==> flow/design.v <==
module segdec(input logic [3:0] in, output logic [6:0] out);
	always_comb
	begin
		case (in)
			4'b0000 :
				out = 7'b0111111;  
			4'b0001 :
				out = 7'b0000110;  
			4'b0010 :
				out = 7'b1011011;  
			4'b0011 :
				out = 7'b1001111;  
			4'b0100 :
				out = 7'b1100110;  
			4'b0101 :
				out = 7'b1101101;  
			4'b0110 :
				out = 7'b1111100;  
			4'b0111 :
				out = 7'b0000111;  
			4'b1000 :
				out = 7'b1111111;  
			4'b1001 :
				out = 7'b1100111;  
			4'b1010 :
				out = 7'b1000000;
			default :
				out = 7'b0000000;
    		endcase
	end
endmodule
module bin_to_bcd(input logic [7:0] in, output logic [3:0][6:0] disp);
logic[3:0] sign_num, units, tens, hundreds;
logic[7:0] num;
logic sign;
always_comb
begin
	sign = in[$high(in)];
	if(sign)  
		num = 0 - in;
	else
		num = in;
	hundreds = num / 100;
	num = num - (hundreds)*100;  
	tens = num / 10;
	num = num - (tens)*10;  
	units = num;
end
always_comb
	if(sign)
		sign_num = 4'hA;
	else
		sign_num = 4'hF;
segdec signdec
(
	.in(sign_num),
	.out(disp[3])
);
segdec hundreddec
(
	.in(hundreds),
	.out(disp[2])
);
segdec tendec
(
	.in(tens),
	.out(disp[1])
);
segdec unitdec
(
	.in(units),
	.out(disp[0])
);
endmodule
module debounce #(parameter int COUNT=500000) (input logic clk, signal_in, output logic signal_out);
logic prev_signal;
int unsigned cnt;
always_ff @(posedge clk)
begin
	if(prev_signal != signal_in)
	begin
		cnt <= 0;  
	end
	else if(cnt >= COUNT)
	begin
		cnt <= 0;  
		signal_out <= signal_in;
	end
	else
	begin
		cnt <= cnt +1;
	end
	prev_signal <= signal_in;
end
endmodule
module read_sm(input logic clk, reset_n, handshake, run, output logic read, done);
enum {HALT, WAIT_1, WAIT_0, DONE} state;
always_ff @(posedge clk, negedge reset_n)
begin
	if(!reset_n)
	begin
		state <= HALT;
		read <= 0;
	end
	else
	begin
		read <= 0;
		unique case(state)
			HALT : if(run) state <= WAIT_1;
			WAIT_1 :
			begin
				if(handshake)
				begin
					state <= WAIT_0;
					read <= '1;  
				end
			end
			WAIT_0 : if(!handshake) state <= DONE;
			DONE : state <= HALT;
		endcase
	end
end
always_comb
	if(state == DONE)
		done = 1;
	else
		done = 0;
endmodule
module sm(input logic clk, input logic [10-1:0] SW, input logic [8-1:0] re_res, im_res, output logic [8-1:0] LED, output logic [8-1:0] re_a, im_a, re_q, im_q);
typedef enum {REAL_A, IMAG_A, REAL_Q, IMAG_Q, DISP_REAL, DISP_IMAG} stateType;
stateType state;
logic reset_n;
logic handshake;
logic [8-1:0] data_in;
always_comb
begin
	reset_n = SW[$high(SW)];
	handshake = SW[$high(SW) -1];
	data_in =  SW[$high(SW) -2 : $low(SW)];
end
logic read_run, read_trigger, read_done;
read_sm re_sm0
(
	.clk(clk),
	.reset_n(reset_n),
	.handshake(handshake),
	.run(read_run),
	.read(read_trigger),
	.done(read_done)
);
always_comb
	read_run = (state == REAL_A) || (state == IMAG_A) || (state == REAL_Q) || (state == IMAG_Q);
always_ff @(posedge clk, negedge reset_n)
begin
	if(!reset_n)
		state <= REAL_A;
	else
	begin
		unique case(state)
			REAL_A: if(read_done) state <= IMAG_A;
			IMAG_A: if(read_done) state <= REAL_Q;
			REAL_Q: if(read_done) state <= IMAG_Q;
			IMAG_Q: if(read_done) state <= DISP_REAL;
			DISP_REAL : if(handshake == 1) state <= DISP_IMAG;
			DISP_IMAG : if(handshake == 0) state <= REAL_A;
		endcase
	end
end
always_ff @(posedge clk)
begin
	if(read_trigger)
	begin
		unique case(state)
			REAL_A: re_a <= data_in;
			IMAG_A: im_a <= data_in;
			REAL_Q: re_q <= data_in;
			IMAG_Q: im_q <= data_in;
			default: ;
		endcase
	end
end
always_comb
begin
	if(state == DISP_REAL)
		LED = re_res;
	else if(state == DISP_IMAG)
		LED = im_res;
	else
		LED = '0;
end
endmodule
module mult(input logic signed [(2*8 -1)-1:0] re_x, im_x, re_y, im_y, output logic signed [2*(2*8 -1)-1:0] re_z, im_z);
logic signed [(2*8 -1)-1:0] a,b,c,d;
always_comb
begin
	a = re_x;
	b = im_x;
	c = re_y;
	d = im_y;
end
logic signed [2*(2*8 -1)-1:0] ac, bd, ad, bc;
always_comb
begin
	ac = a*c;
	bd = b*d;
	ad = a*d;
	bc = b*c;
	re_z = ac - bd;
	im_z = ad + bc;
end
endmodule
module cmplx_mult(
input logic clk,
input logic [10-1:0] switches,
output logic [8-1:0] LED,
output logic [6:0] HEX0,
output logic [6:0] HEX1,
output logic [6:0] HEX2,
output logic [6:0] HEX3,
output logic [6:0] HEX4,
output logic [6:0] HEX5,
output logic [6:0] HEX6,
output logic [6:0] HEX7);
logic [8-1:0] re_a, im_a, re_q, im_q;
logic [8-1:0] re_res, im_res;
logic [10-1:0] SW;
always_comb
	SW[$high(SW)-2:$low(SW)] = switches[$high(switches)-2:$low(switches)];
debounce #(.COUNT(1000)) db0
(
	.clk(clk),
	.signal_in(switches[$high(switches)]),
	.signal_out(SW[$high(SW)])
);
debounce #(.COUNT(1000)) db1
(
	.clk(clk),
	.signal_in(switches[$high(switches)-1]),
	.signal_out(SW[$high(SW)-1])
);
sm sm0 (.*);
logic signed [(2*8 -1)-1:0] re_x, im_x, re_y, im_y;
logic signed [2*(2*8 -1)-1:0] re_z, im_z;
localparam INPUT_SHIFT = (2*8 -1) - 8;
localparam OUTPUT_LOW = 2*INPUT_SHIFT -1;
localparam OUTPUT_HIGH = OUTPUT_LOW + 8 -1;
always_comb
begin
	re_x = $signed(re_a);
	im_x = $signed(im_a);
	re_y = $signed(re_q) << INPUT_SHIFT;
	im_y = $signed(im_q) << INPUT_SHIFT;
	re_res = re_z[OUTPUT_HIGH : OUTPUT_LOW];
	im_res = im_z[OUTPUT_HIGH : OUTPUT_LOW];
end
mult mult0
(.*);
logic [3:0][6:0] sw_hex;
always_comb
begin
	HEX0 = ~ sw_hex[0];  
	HEX1 = ~ sw_hex[1];  
	HEX2 = ~ sw_hex[2];  
	HEX3 = ~ sw_hex[3];  
end
bin_to_bcd sw_disp
(
	.in(SW[7:0]),
	.disp(sw_hex)
);
logic [3:0][6:0] led_hex;
always_comb
begin
	HEX4 = ~ led_hex[0];  
	HEX5 = ~ led_hex[1];  
	HEX6 = ~ led_hex[2];  
	HEX7 = ~ led_hex[3];  
end
bin_to_bcd led_disp
(
	.in(LED),
	.disp(led_hex)
);
endmodule
Step by step through the tools: cmplx_mult
Tool output for the design above, in the order of the flow.
Line numbers count from 1 in the design file above.
Library cell names are shortened.
{ "setup": {"top_module": "cmplx_mult", "clk_port": "clk", "library": "sky130hd", "pvt_corner": "tt_025C_1v80"} }

Elaborated design
Source: Yosys, flattened and elaborated, memories not mapped. Widths are those after wreduce. Registers that Yosys merges into a memory's read port (data or address) are not register bits. Print and check cells do not count. Equal cells are merged and count once.
Yosys's memory passes give these memory sizes; they may raise the number of words (mostly to a power of two), join words into wider ones and drop unused or constant bits.
{ "word_totals": {"rom_bits": 896, "wordCells": 111, "input_bits": 11, "reg_bits": 165, "mem_count": 8, "out_inout_bits": 64} }
{ "memory_table": {"columns": ["name", "size", "word_bits", "read_ports", "wr", "line", "text"], "rows": [
  ["(name not given)", 16, 7, 1, 0, 4, "case (in)"],
  ["(name not given)", 16, 7, 1, 0, 4, null],
  ["(name not given)", 16, 7, 1, 0, 4, null],
  ["(name not given)", 16, 7, 1, 0, 4, null],
  ["(name not given)", 16, 7, 1, 0, 4, null],
  ["(name not given)", 16, 7, 1, 0, 4, null]
]} }
Memories not listed: 2.
{ "op_classes": {"n_mul": 8, "div": 4, "n_mux": 20, "add_sub_neg": 10, "reduce_and_logical": 17, "eq_ne": 19, "bitwise": 10, "cmp": 2} }
{ "ops": {"columns": ["op", "n"], "rows": [
  ["8-bit by 7-bit divider with 32-bit output (second input constant)", 2],
  ["8-bit by 8-bit multiplier with 14-bit output", 4],
  ["32-bit 2-to-1 mux", 9],
  ["8-bit by 4-bit divider with 32-bit output (second input constant)", 2],
  ["32-bit parallel mux with 6-bit select", 1],
  ["32-bit by 2-bit equality test with 1-bit output (second input constant)", 4],
  ["32-bit parallel mux with 4-bit select", 1],
  ["32-bit by 1-bit adder with 32-bit output (second input constant)", 2],
  ["32-bit by 1-bit equality test with 1-bit output (second input constant)", 2],
  ["32-bit by 10-bit greater-or-equal comparator with 1-bit output (second input constant)", 2],
  ["32-bit by 3-bit equality test with 1-bit output (second input constant)", 2],
  ["32-bit zero test", 2],
  ["7-bit inverter", 8],
  ["4-bit by 5-bit multiplier with 6-bit output (second input constant)", 2],
  ["8-bit 2-to-1 mux", 4],
  ["4-bit by 3-bit multiplier with 3-bit output (second input constant)", 2],
  ["21-bit adder", 1],
  ["21-bit subtractor", 1],
  ["1-bit by 8-bit subtractor with 8-bit output (first input constant)", 2],
  ["2-bit != test (second input constant)", 8],
  ["8-bit subtractor", 2],
  ["2-bit AND reduction", 6],
  ["4-bit subtractor", 2],
  ["7-bit AND reduction", 1],
  ["6-bit nonzero test", 1],
  ["3-bit 2-to-1 mux", 2],
  ["2-bit OR reduction", 2],
  ["4-bit AND reduction", 1]
]} }
Not listed: further kinds 6, cells in them 12.

Depth
Longest topological path by Yosys (ltp), each cell counted once; first at word level (registers and memories cut), then after technology mapping (sequential cells cut; the memories' decode and read muxes count).
{ "depth": {"word_depth": 12, "ABC_AREA": 1, "mapped_depth": 82, "ltp_nobuf": 80} }

After synthesis
Yosys stat after the flow's synthesis: flattened, memories mapped to cells. It holds for the ABC_AREA given above (unset counts as 0); a run with the other value may have another netlist.
{ "mapped": {"yosys_area_um2": 16878.7, "flip_flops": 111, "n_buf": 65, "cell_count": 2325, "seqArea_um2": 2620.0} }
{ "types": {"columns": ["type", "n", "type_area_um2"], "rows": [
  ["fa_1", 196, 3.92E+03],
  ["inv_1", 676, 2.54E+03],
  ["ha_1", 176, 2.2E+03],
  ["nand2_1", 562, 2.11E+03],
  ["dfxtp_1", 66, 1.32E+03],
  ["edfxtp_1", 34, 1.02E+03],
  ["nand3_1", 109, 545.523],
  ["nor2_1", 94, 352.838],
  ["xor2_1", 40, 350.336],
  ["a21oi_1", 63, 315.302],
  ["o21ai_0", 47, 235.226],
  ["dfrtp_1", 9, 225.216],
  ["xnor2_1", 23, 201.443],
  ["clkbuf_1", 40, 150.144],
  ["buf_4", 19, 142.637],
  ["nand2_2", 18, 112.608],
  ["nor3_1", 19, 95.091],
  ["nand4_1", 14, 87.584]
]} }
Other cell types: 35; their cells: 120.

Worst setup path after synthesis
Path of least setup slack by OpenSTA after synthesis, without wires, with an ideal clock, recovery checks aside; 20% of the period is set as input and as output delay. Where synthesis merged equal registers, the netlist keeps one of their names.
{ "synth_timing": {"path_type": "reg2out", "from": "reg sm0.re_a[1]", "to": "out HEX4[5]", "required_ns": 16.000, "path_stages": 75, "arrival_time_ns": 10.969, "n_path_buf": 2, "out_delay_ns": 4.000, "setup_slack_ns": 5.031, "delay_ns": 10.969, "launch_ns": 0.000, "clock_period_ns": 20.0, "period_less_setup_slack_ns": 14.969} }
"delay_ns" = arrival - input delay + setup time.
A path that ends at an output port has no setup time.
"path_stages": output pins that drive a net of the path, with the launching flip-flop's if there is one; two outputs of one cell count as two.
"period_less_setup_slack_ns" is the clock period less the worst setup slack; recovery checks do not enter. This is arithmetic on one report: input and output delays are still those of the set period (20% each).
Between the ends stands the longest chain of elaborated cells between them, by number of cells; it is not shown to be the way that was timed. Of several equally long chains one is given.
Each line given opens the expression or statement behind the cell; cells for indexed reads and writes are added by Yosys, which also makes memories of some case tables.
A memory read counts as a cell of the chain, while the word-level depth stops at memories.
{ "synth_via": {"path_cell_list": "edfxtp_1 clkbuf_1 clkbuf_1 nand2_1 fa_1 fa_1 inv_1 fa_1 inv_1 fa_1 inv_1 ha_1 a21oi_1 o21ai_0 a21oi_1 nor2_1 nor2_1 o21ai_0 (+39 left out) nand2_1 nand3_1 nand2_1 nand2_2 inv_1 ha_1 nand2_1 nand3_2 nand2_2 ha_1 inv_1 fa_1 inv_1 xor2_1 inv_1 nand3_1 nand3_1 nand2_1", "elab_chain_len": 14, "cells_between": 16, "lines_between": 14, "cone_classes": "add/sub (5); mul (4); div (2); mux (3); logic (1); memory (1)"} }
{ "synth_rtl": {"columns": ["item", "line", "text"], "rows": [
  ["from (decl)", 129, "module sm(input logic clk, input logic [10-1:0] SW, input logic [8-1:0] re_res, im_res, output logic [8-1:0] L ..."],
  ["from (assign)", 174, "REAL_A: re_a <= data_in;"],
  ["8-bit by 8-bit multiplier with 14-bit output", 206, "ad = a*d;"],
  ["21-bit adder", 209, "im_z = ad + bc;"],
  ["8-bit 2-to-1 mux", 186, "else if(state == DISP_IMAG)"],
  ["8-bit 2-to-1 mux", 184, "if(state == DISP_REAL)"],
  ["1-bit by 8-bit subtractor with 8-bit output", 40, "num = 0 - in;"],
  ["8-bit 2-to-1 mux", 39, "if(sign)"],
  ["8-bit by 7-bit divider with 32-bit output", 43, "hundreds = num / 100;"],
  ["4-bit by 5-bit multiplier with 6-bit output", 44, "num = num - (hundreds)*100;"],
  ["8-bit subtractor", 44, null],
  ["8-bit by 4-bit divider with 32-bit output", 45, "tens = num / 10;"],
  ["4-bit by 3-bit multiplier with 3-bit output", 46, "num = num - (tens)*10;"],
  ["4-bit subtractor", 46, null],
  ["memory read 16 x 7 bit", 4, "case (in)"],
  ["7-bit inverter", 274, "HEX4 = ~ led_hex[0];"],
  ["to (decl)", 220, "output logic [6:0] HEX4,"]
]} }
Some nets on the timed path still bear RTL names; the line given drives or declares the net.
{ "synth_nets": {"columns": ["net", "line", "text"], "rows": [
  ["led_disp.sign", 184, null],
  ["HEX7[6]", 277, "HEX7 = ~ led_hex[3];"]
]} }

Timing after layout
From the final timing report of run 1: the path of least setup slack in the routed layout; clock arrival at registers is part of the times.
{ "layout_timing": {"path_type": "reg2out", "from": "reg sm0.im_a[6]", "to": "out HEX4[5]", "launch_ns": 0.35, "arrival_time_ns": 13.22, "path_stages": 70, "required_ns": 15.04, "out_delay_ns": 3.76, "n_path_buf": 1, "clock_period_ns": 18.8, "setup_slack_ns": 1.82} }
Between the ends stands the longest chain of elaborated cells between them, by number of cells; it is not shown to be the way that was timed. Of several equally long chains one is given.
A memory read counts as a cell of the chain, while the word-level depth stops at memories.
{ "layout_via": {"path_cell_list": "edfxtp_1 nand2_1 fa_1 inv_1 fa_1 fa_1 inv_1 fa_1 inv_1 ha_1 a21oi_1 nand2_1 a21oi_1 nor2_1 o21ai_0 nand2_1 xnor2_1 inv_1 (+34 left out) nand3_1 nand2_1 nand2_2 inv_1 ha_1 nand2_1 nand3_2 nand2_2 ha_1 inv_1 fa_1 inv_1 xor2_1 inv_1 nand3_1 nand3_1 nand2_1 clkdlybuf4s50_1", "elab_chain_len": 14, "cells_between": 16, "lines_between": 14, "cone_classes": "add/sub (5); mul (4); div (2); mux (3); logic (1); memory (1)"} }
{ "layout_rtl": {"columns": ["item", "line", "text"], "rows": [
  ["from (decl)", 129, "module sm(input logic clk, input logic [10-1:0] SW, input logic [8-1:0] re_res, im_res, output logic [8-1:0] L ..."],
  ["from (assign)", 175, "IMAG_A: im_a <= data_in;"],
  ["8-bit by 8-bit multiplier with 14-bit output", 207, "bc = b*c;"],
  ["21-bit adder", 209, "im_z = ad + bc;"],
  ["8-bit 2-to-1 mux", 186, "else if(state == DISP_IMAG)"],
  ["8-bit 2-to-1 mux", 184, "if(state == DISP_REAL)"],
  ["1-bit by 8-bit subtractor with 8-bit output", 40, "num = 0 - in;"],
  ["8-bit 2-to-1 mux", 39, "if(sign)"],
  ["8-bit by 7-bit divider with 32-bit output", 43, "hundreds = num / 100;"],
  ["4-bit by 5-bit multiplier with 6-bit output", 44, "num = num - (hundreds)*100;"],
  ["8-bit subtractor", 44, null],
  ["8-bit by 4-bit divider with 32-bit output", 45, "tens = num / 10;"],
  ["4-bit by 3-bit multiplier with 3-bit output", 46, "num = num - (tens)*10;"],
  ["4-bit subtractor", 46, null],
  ["memory read 16 x 7 bit", 4, "case (in)"],
  ["7-bit inverter", 274, "HEX4 = ~ led_hex[0];"],
  ["to (decl)", 220, "output logic [6:0] HEX4,"]
]} }

==> results <==
Stored flow runs of cmplx_mult (6 of them; Yosys, OpenROAD, sky130hd). They differ in their settings and are not a sequence. Constraints: input delay and output delay 20% of the set period each, output load 0.01 pF.
"period_reached_ns" is the run's clock period less its worst setup slack. It is reckoned from that one timing run; input and output delays stay at 20% of the period that was set.
"worst_path_time_ns" is the time allowed to the run's worst setup path (the clock period less input and output delay, where it has them) less its slack. Clock arrival times count: a late capture clock shortens it, a late launch clock lengthens it.
[
  {
    "run": "run 1",
    "settings": { "ABC_AREA": 1, "CAP_MARGIN": 25, "CELL_PAD_IN_SITES_GLOBAL_PLACEMENT": 1, "CORE_ASPECT_RATIO": 1.37, "CORE_MARGIN": 10, "CORE_UTILIZATION": 38, "CTS_CLUSTER_SIZE": 44, "GPL_TIMING_DRIVEN": 1, "MAX_ROUTING_LAYER": "met5", "MIN_ROUTING_LAYER": "met2", "PLACE_DENSITY_LB_ADDON": 0.29, "SETUP_SLACK_MARGIN": 0.42, "TNS_END_PERCENT": 5, "period_ns": 18.8, "SLEW_MARGIN": 20 },
    "results": { "worst_path_time_ns": 13.22, "worstPathKind": "reg2out", "utilization_frac": 0.429, "die_area_um2": 53352.0, "post_synth_area_um2": 16878.7, "finish.stdcell_area_um2": 18909.4, "setupTns_ns": 0.000, "period_reached_ns": 16.981, "final_setup_ws_ns": 1.819 }
  },
  {
    "run": "run 2",
    "settings": { "ABC_AREA": 1, "CAP_MARGIN": 15, "CELL_PAD_IN_SITES_DETAIL_PLACEMENT": 1, "CELL_PAD_IN_SITES_GLOBAL_PLACEMENT": 1, "CORE_MARGIN": 5, "CORE_UTILIZATION": 53, "GPL_TIMING_DRIVEN": 1, "MAX_ROUTING_LAYER": "met5", "PLACE_DENSITY": 0.6, "period_ns": 10.9, "SLEW_MARGIN": 20 },
    "outcome": "incomplete, placement halted on DPL-0033"
  },
  {
    "run": "run 3",
    "settings": { "ABC_AREA": 0, "CAP_MARGIN": 25, "CELL_PAD_IN_SITES_GLOBAL_PLACEMENT": 1, "CORE_ASPECT_RATIO": 1.37, "CORE_MARGIN": 9, "CORE_UTILIZATION": 38, "CTS_CLUSTER_SIZE": 44, "GPL_TIMING_DRIVEN": 0, "MAX_ROUTING_LAYER": "met5", "MIN_ROUTING_LAYER": "met2", "PLACE_DENSITY_LB_ADDON": 0.29, "SETUP_SLACK_MARGIN": 0.42, "TNS_END_PERCENT": 5, "period_ns": 18.8, "SLEW_MARGIN": 20 },
    "results": { "worst_path_time_ns": 13.85, "worstPathKind": "reg2out", "utilization_frac": 0.44, "die_area_um2": 50041.4, "post_synth_area_um2": 16046.6, "finish.stdcell_area_um2": 18267.5, "setupTns_ns": 0.000, "period_reached_ns": 17.610, "final_setup_ws_ns": 1.190 }
  },
  {
    "run": "run 4",
    "settings": { "ABC_AREA": 1, "CORE_ASPECT_RATIO": 1.37, "CORE_MARGIN": 9, "CORE_UTILIZATION": 38, "GPL_TIMING_DRIVEN": 0, "MAX_ROUTING_LAYER": "met5", "PLACE_DENSITY_LB_ADDON": 0.29, "SETUP_SLACK_MARGIN": 0.73, "period_ns": 15.7, "CAP_MARGIN": 20, "SLEW_MARGIN": 20 },
    "results": { "worst_path_time_ns": 11.26, "worstPathKind": "reg2out", "utilization_frac": 0.457, "die_area_um2": 52422.5, "post_synth_area_um2": 16878.7, "finish.stdcell_area_um2": 20103.0, "setupTns_ns": 0.000, "period_reached_ns": 14.403, "final_setup_ws_ns": 1.297 }
  },
  {
    "run": "run 5",
    "settings": { "CAP_MARGIN": 15, "CELL_PAD_IN_SITES_DETAIL_PLACEMENT": 1, "CORE_MARGIN": 3, "CORE_UTILIZATION": 53, "GPL_TIMING_DRIVEN": 0, "MAX_ROUTING_LAYER": "met4", "PLACE_DENSITY": 0.6, "period_ns": 10.9, "SLEW_MARGIN": 20 },
    "results": { "worst_path_time_ns": 12.95, "worstPathKind": "reg2out", "utilization_frac": 0.698, "die_area_um2": 32400.0, "post_synth_area_um2": 16046.6, "finish.stdcell_area_um2": 20729.9, "setupTns_ns": -71.253, "period_reached_ns": 15.130, "final_setup_ws_ns": -4.230 }
  },
  {
    "run": "run 6",
    "settings": { "CAP_MARGIN": 15, "CORE_MARGIN": 3, "CORE_UTILIZATION": 40, "GPL_TIMING_DRIVEN": 0, "PLACE_DENSITY": 0.6, "period_ns": 10.9, "SLEW_MARGIN": 20 },
    "results": { "worst_path_time_ns": 12.01, "worstPathKind": "reg2out", "utilization_frac": 0.532, "die_area_um2": 42555.6, "post_synth_area_um2": 16046.6, "finish.stdcell_area_um2": 20794.9, "setupTns_ns": -47.107, "period_reached_ns": 14.185, "final_setup_ws_ns": -3.285 }
  }
]
